==> flow/design.v <==
module multiplier_logic (
    input  wire        clk,
    input  wire        rst_n,
    input  wire [15:0] a,
    input  wire [15:0] b,
    output reg  [31:0] y
);
     reg[15:0] a_r1,a_r2,a_r3;
     reg[15:0] b_r1,b_r2,b_r3;
    wire [31:0] pp [0:15];
    assign pp[0] = b[0] ? (a << 0) : 32'd0;
    assign pp[1] = b[1] ? (a << 1) : 32'd0;
    assign pp[2] = b[2] ? (a << 2) : 32'd0;
    assign pp[3] = b[3] ? (a << 3) : 32'd0;
    assign pp[4] = b[4] ? (a << 4) : 32'd0;
    assign pp[5] = b[5] ? (a << 5) : 32'd0;
    assign pp[6] = b[6] ? (a << 6) : 32'd0;
    assign pp[7] = b[7] ? (a << 7) : 32'd0;
	 assign pp[8] = b[8] ? (a << 8) : 32'd0;
    assign pp[9] = b[9] ? (a << 9) : 32'd0;
    assign pp[10] = b[10] ? (a << 10) : 32'd0;
    assign pp[11] = b[11] ? (a << 11) : 32'd0;
    assign pp[12] = b[12] ? (a << 12) : 32'd0;
	 assign pp[13] = b[13] ? (a << 13) : 32'd0;
    assign pp[14] = b[14] ? (a << 14) : 32'd0;
    assign pp[15] = b[15] ? (a << 15) : 32'd0;
	 reg [31:0] s1_0, s1_1, s1_2, s1_3, s1_4, s1_5, s1_6, s1_7;
    reg [31:0] s2_0, s2_1, s2_2, s2_3;
    reg [31:0] s3_0, s3_1;
    reg [31:0] s4;
    always @(posedge clk) begin
        if (!rst_n) begin
		  a_r1 <= 32'd0;a_r2 <= 32'd0;a_r3<= 32'd0;
		  b_r1 <= 32'd0;b_r2 <= 32'd0;b_r3<= 32'd0;
		      s1_0 <= 32'd0;
				s1_1 <= 32'd0;
				s1_2 <= 32'd0;
				s1_3 <= 32'd0;
				s1_4 <= 32'd0;
				s1_5 <= 32'd0;
				s1_6 <= 32'd0;
				s1_7 <= 32'd0;
				s2_0 <= 32'd0;
				s2_1 <= 32'd0;
				s2_2 <= 32'd0;
				s2_3 <= 32'd0;
				s3_0 <= 32'd0;
				s3_1 <= 32'd0;
            y  <= 32'd0;
            s4 <= 32'd0;
        end else begin
		     a_r1<=a;
           a_r2<=a_r1; 
           a_r3<=a_r2; 
			  b_r1<=b;
			  b_r2<=b_r1;
			  b_r3<=b_r2;
            s1_0 <= pp[0] + pp[1];
            s1_1 <= pp[2] + pp[3];
            s1_2 <= pp[4] + pp[5];
            s1_3 <= pp[6] + pp[7];
            s1_4 <= pp[8] + pp[9];
            s1_5 <= pp[10] + pp[11];
            s1_6 <= pp[12] + pp[13];
            s1_7 <= pp[14] + pp[15];
            s2_0 <= s1_0 + s1_1;
            s2_1 <= s1_2 + s1_3;
            s2_2 <= s1_4 + s1_5;
            s2_3 <= s1_6 + s1_7;
				s3_0  <= s2_0 + s2_1;
				s3_1  <= s2_2 + s2_3;
				s4    <= s3_0 + s3_1; 
            y  <= s4;
        end
    end
endmodule
# Reports on multiplier_logic
# Tool output for the design above, in the order of the flow.
# Line numbers count from 1 in the design file above.
# The mark -- stands for no value.
[design]
top_module = "multiplier_logic"
clk_port = "clk"
cell_library = "sky130hd"
pvt_corner = "tt_025C_1v80"

# Elaborated design
# Counts by Yosys on the flattened word-level netlist (proc, flatten, opt, wreduce; memories kept). Register bits leave out memories and registers merged into their read ports (data or address); mux counts leave out enables and synchronous resets folded into registers. Print and check cells are left out. Cells with the same type and inputs are merged into one.
[bits]
regBits = 512
input_bits = 34
[op_classes]
mux = 16
addsub = 15
[op_table]
columns = ["operator", "n"]
rows = [
  ["adder 32 bit", 15],
  ["2-to-1 mux 31 bit", 1],
  ["2-to-1 mux 30 bit", 1],
  ["2-to-1 mux 29 bit", 1],
  ["2-to-1 mux 28 bit", 1],
  ["2-to-1 mux 27 bit", 1],
  ["2-to-1 mux 26 bit", 1],
  ["2-to-1 mux 25 bit", 1],
  ["2-to-1 mux 24 bit", 1],
  ["2-to-1 mux 23 bit", 1],
  ["2-to-1 mux 22 bit", 1],
  ["2-to-1 mux 21 bit", 1],
  ["2-to-1 mux 20 bit", 1],
  ["2-to-1 mux 19 bit", 1],
  ["2-to-1 mux 18 bit", 1],
  ["2-to-1 mux 17 bit", 1],
  ["2-to-1 mux 16 bit", 1],
]

# Depth
# Yosys ltp: most cells in a row. Word level: on the elaborated netlist, between registers, memories and ports. Mapped: between sequential cells and ports; inverters and the memories' decode and read muxes count.
[logic_depth]
ltp_word = 2
ABC_AREA = 0
mapped_depth = 11
mapped_depth_nobuf = 10

# After synthesis
# Source: synth_stat.txt of the flow (Yosys; design flattened, memories mapped). It holds for the ABC_AREA given above (unset counts as 0); a run with the other value may have another netlist.
# The area totals of this step are shown rounded.
[synth_totals]
n_buf = 76
cell_count = 2475
area_um2 = 21000
sequential_area_um2 = 6830
flip_flops = 341
[types]
columns = ["type", "n"]
rows = [
  ["sky130_fd_sc_hd__dfxtp_1", 341],
  ["sky130_fd_sc_hd__ha_1", 236],
  ["sky130_fd_sc_hd__and2_1", 335],
  ["sky130_fd_sc_hd__nor2_1", 271],
  ["sky130_fd_sc_hd__a21oi_1", 179],
  ["sky130_fd_sc_hd__xnor2_1", 91],
  ["sky130_fd_sc_hd__xor2_1", 82],
  ["sky130_fd_sc_hd__o21ai_0", 118],
  ["sky130_fd_sc_hd__a21o_1", 71],
  ["sky130_fd_sc_hd__nand2_1", 131],
  ["sky130_fd_sc_hd__a211oi_1", 42],
  ["sky130_fd_sc_hd__fa_1", 15],
  ["sky130_fd_sc_hd__inv_1", 70],
  ["sky130_fd_sc_hd__clkbuf_1", 69],
  ["sky130_fd_sc_hd__nand2b_1", 37],
  ["sky130_fd_sc_hd__nor3_1", 40],
  ["sky130_fd_sc_hd__o21bai_1", 25],
  ["sky130_fd_sc_hd__nand3_1", 37],
]
# Not listed: further types 58, cells in them 285.

# Timing after synthesis
# OpenSTA on the mapped netlist: ideal clock, no wires. The path of least setup slack (recovery checks aside). Input and output delay are each 20% of the period. Register names are those of the netlist, which keeps one name where synthesis merged equal registers.
[synth_path]
path_type = "input to register"
from = "input b[12]"
to = "register s1_6[29]"
stages = 11
delay_ps = 2400
path_slack_ps = 1199
setup_ps = 115
required_time_ps = 4385
tclk_ps = 4500
arrival_ps = 3185
n_path_buf = 1
launch_ps = 900
synth_period_reached_ps = 3301
# "delay_ps" = arrival - input delay + setup time.
# "stages": output pins that drive a net of the path, with the launching flip-flop's if there is one; two outputs of one cell count as two.
# "synth_period_reached_ps" is the clock period less the worst setup slack; recovery checks do not enter. This is arithmetic on one report: input and output delays are still those of the set period (20% each).
# The rows between start and end are the longest chain of elaborated cells between them; the timing report does not say that the signal goes this way. Where chains are equally long, one stands for them.
# A line is the first line of the expression or statement that the cell stems from. Yosys adds cells for indexed reads and writes and turns some case tables into memories.
[synth_via]
path_cell_list = "sky130_fd_sc_hd__clkbuf_1 > sky130_fd_sc_hd__and2_1 > sky130_fd_sc_hd__ha_1 > sky130_fd_sc_hd__fa_1 > sky130_fd_sc_hd__a211oi_1 > sky130_fd_sc_hd__o21bai_1 > sky130_fd_sc_hd__a31oi_1 > sky130_fd_sc_hd__o31ai_1 > sky130_fd_sc_hd__o41ai_1 > sky130_fd_sc_hd__o21ai_0 > sky130_fd_sc_hd__and3_1"
elab_chain_cells = 2
cone_cells = 2
cone_classes = "add/sub: 1; mux: 1"
[synth_rtl]
columns = ["item", "line", "source"]
rows = [
  ["from (decl)", 5, "input  wire [15:0] b,"],
  ["2-to-1 mux 28 bit", 23, "assign pp[12] = b[12] ? (a << 12) : 32'd0;"],
  ["adder 32 bit", 64, "s1_6 <= pp[12] + pp[13];"],
  ["to (assign)", 41, "s1_6 <= 32'd0;"],
  ["to (assign)", 64, ""],
  ["to (decl)", 27, "reg [31:0] s1_0, s1_1, s1_2, s1_3, s1_4, s1_5, s1_6, s1_7;"],
]

# Timing after layout
# From the final timing report of flow run 1: the path of least setup slack in the routed layout; clock arrival at registers is part of the times.
# The path's times are printed in steps of 10 ps; the period is the one set.
[layout_path]
path_type = "input to register"
from = "input a[1]"
to = "register s1_5[25]"
required_time_ps = 4240
launch_ps = 770
setup_ps = 120
n_path_buf = 3
arrival_ps = 3710
tclk_ps = 3840
stages = 13
path_slack_ps = 520
# The rows between start and end are the longest chain of elaborated cells between them; the timing report does not say that the signal goes this way. Where chains are equally long, one stands for them.
[layout_via]
path_cell_list = "sky130_fd_sc_hd__clkdlybuf4s50_1 > sky130_fd_sc_hd__buf_12 > sky130_fd_sc_hd__and2_1 > sky130_fd_sc_hd__ha_1 > sky130_fd_sc_hd__fa_1 > sky130_fd_sc_hd__a211oi_1 > sky130_fd_sc_hd__o21bai_1 > sky130_fd_sc_hd__a31oi_2 > sky130_fd_sc_hd__o22ai_1 > sky130_fd_sc_hd__o41ai_2 > sky130_fd_sc_hd__buf_4 > sky130_fd_sc_hd__xor2_1 > sky130_fd_sc_hd__nor2_1"
elab_chain_cells = 2
cone_cells = 3
cone_classes = "add/sub: 1; mux: 2"
[layout_rtl]
columns = ["item", "line", "source"]
rows = [
  ["from (decl)", 4, "input  wire [15:0] a,"],
  ["2-to-1 mux 26 bit", 21, "assign pp[10] = b[10] ? (a << 10) : 32'd0;"],
  ["adder 32 bit", 63, "s1_5 <= pp[10] + pp[11];"],
  ["to (assign)", 40, "s1_5 <= 32'd0;"],
  ["to (assign)", 63, ""],
  ["to (decl)", 27, "reg [31:0] s1_0, s1_1, s1_2, s1_3, s1_4, s1_5, s1_6, s1_7;"],
]

# Design multiplier_logic on sky130hd. What follows are 3 stored runs of the flow, each under its own settings; their order means nothing. The constraints put input and output delay at 20% of the set period each and load the outputs with 0.01 pF.
# By "clock_period_reached_ps" is meant the clock period of the run minus its worst setup slack. This is arithmetic on one report: input and output delays are still those of the set period (20% each).
# "power_total_mw" is the tool's figure for a default switching activity; nothing was simulated.
# Results are given in rounded form.

[[run]]
name = "flow run 1"
[run.settings]
CELL_PAD_IN_SITES_DETAIL_PLACEMENT = 0
CORE_MARGIN = 3
CORE_UTILIZATION = 59
CTS_CLUSTER_SIZE = 85
GPL_ROUTABILITY_DRIVEN = 0
MIN_ROUTING_LAYER = "met1"
PLACE_DENSITY_LB_ADDON = 0.21
SETUP_SLACK_MARGIN = 0.42
SLEW_MARGIN = 20
TNS_END_PERCENT = 45
period_ns = 3.84
CAP_MARGIN = 20
[run.results]
ys_area_um2 = 21000
die_footprint_um2 = 37900
final_util_frac = 0.687
final_setup_ws_ps = 524
worst_hold_slack_ps = 430
power_total_mw = 9.97
clock_period_reached_ps = 3316

[[run]]
name = "flow run 2"
[run.settings]
CAP_MARGIN = 40
CELL_PAD_IN_SITES_GLOBAL_PLACEMENT = 1
CORE_ASPECT_RATIO = 0.58
CORE_UTILIZATION = 30
CTS_CLUSTER_DIAMETER = 243
GPL_TIMING_DRIVEN = 0
HOLD_SLACK_MARGIN = 0.13
MIN_ROUTING_LAYER = "met1"
PLACE_DENSITY_LB_ADDON = 0.29
SLEW_MARGIN = 40
TNS_END_PERCENT = 100
period_ns = 4.96
CORE_MARGIN = 2
[run.results]
ys_area_um2 = 21000
die_footprint_um2 = 72300
final_util_frac = 0.35
final_setup_ws_ps = 343
worst_hold_slack_ps = 416
power_total_mw = 7.72
clock_period_reached_ps = 4617

[[run]]
name = "flow run 3"
[run.settings]
CAP_MARGIN = 15
CORE_UTILIZATION = 30
CTS_CLUSTER_DIAMETER = 243
SLEW_MARGIN = 10
TNS_END_PERCENT = 30
period_ns = 4.5
CORE_MARGIN = 2
[run.results]
ys_area_um2 = 21000
die_footprint_um2 = 72200
final_util_frac = 0.348
final_setup_ws_ps = 915
worst_hold_slack_ps = 429
power_total_mw = 8.66
clock_period_reached_ps = 3585
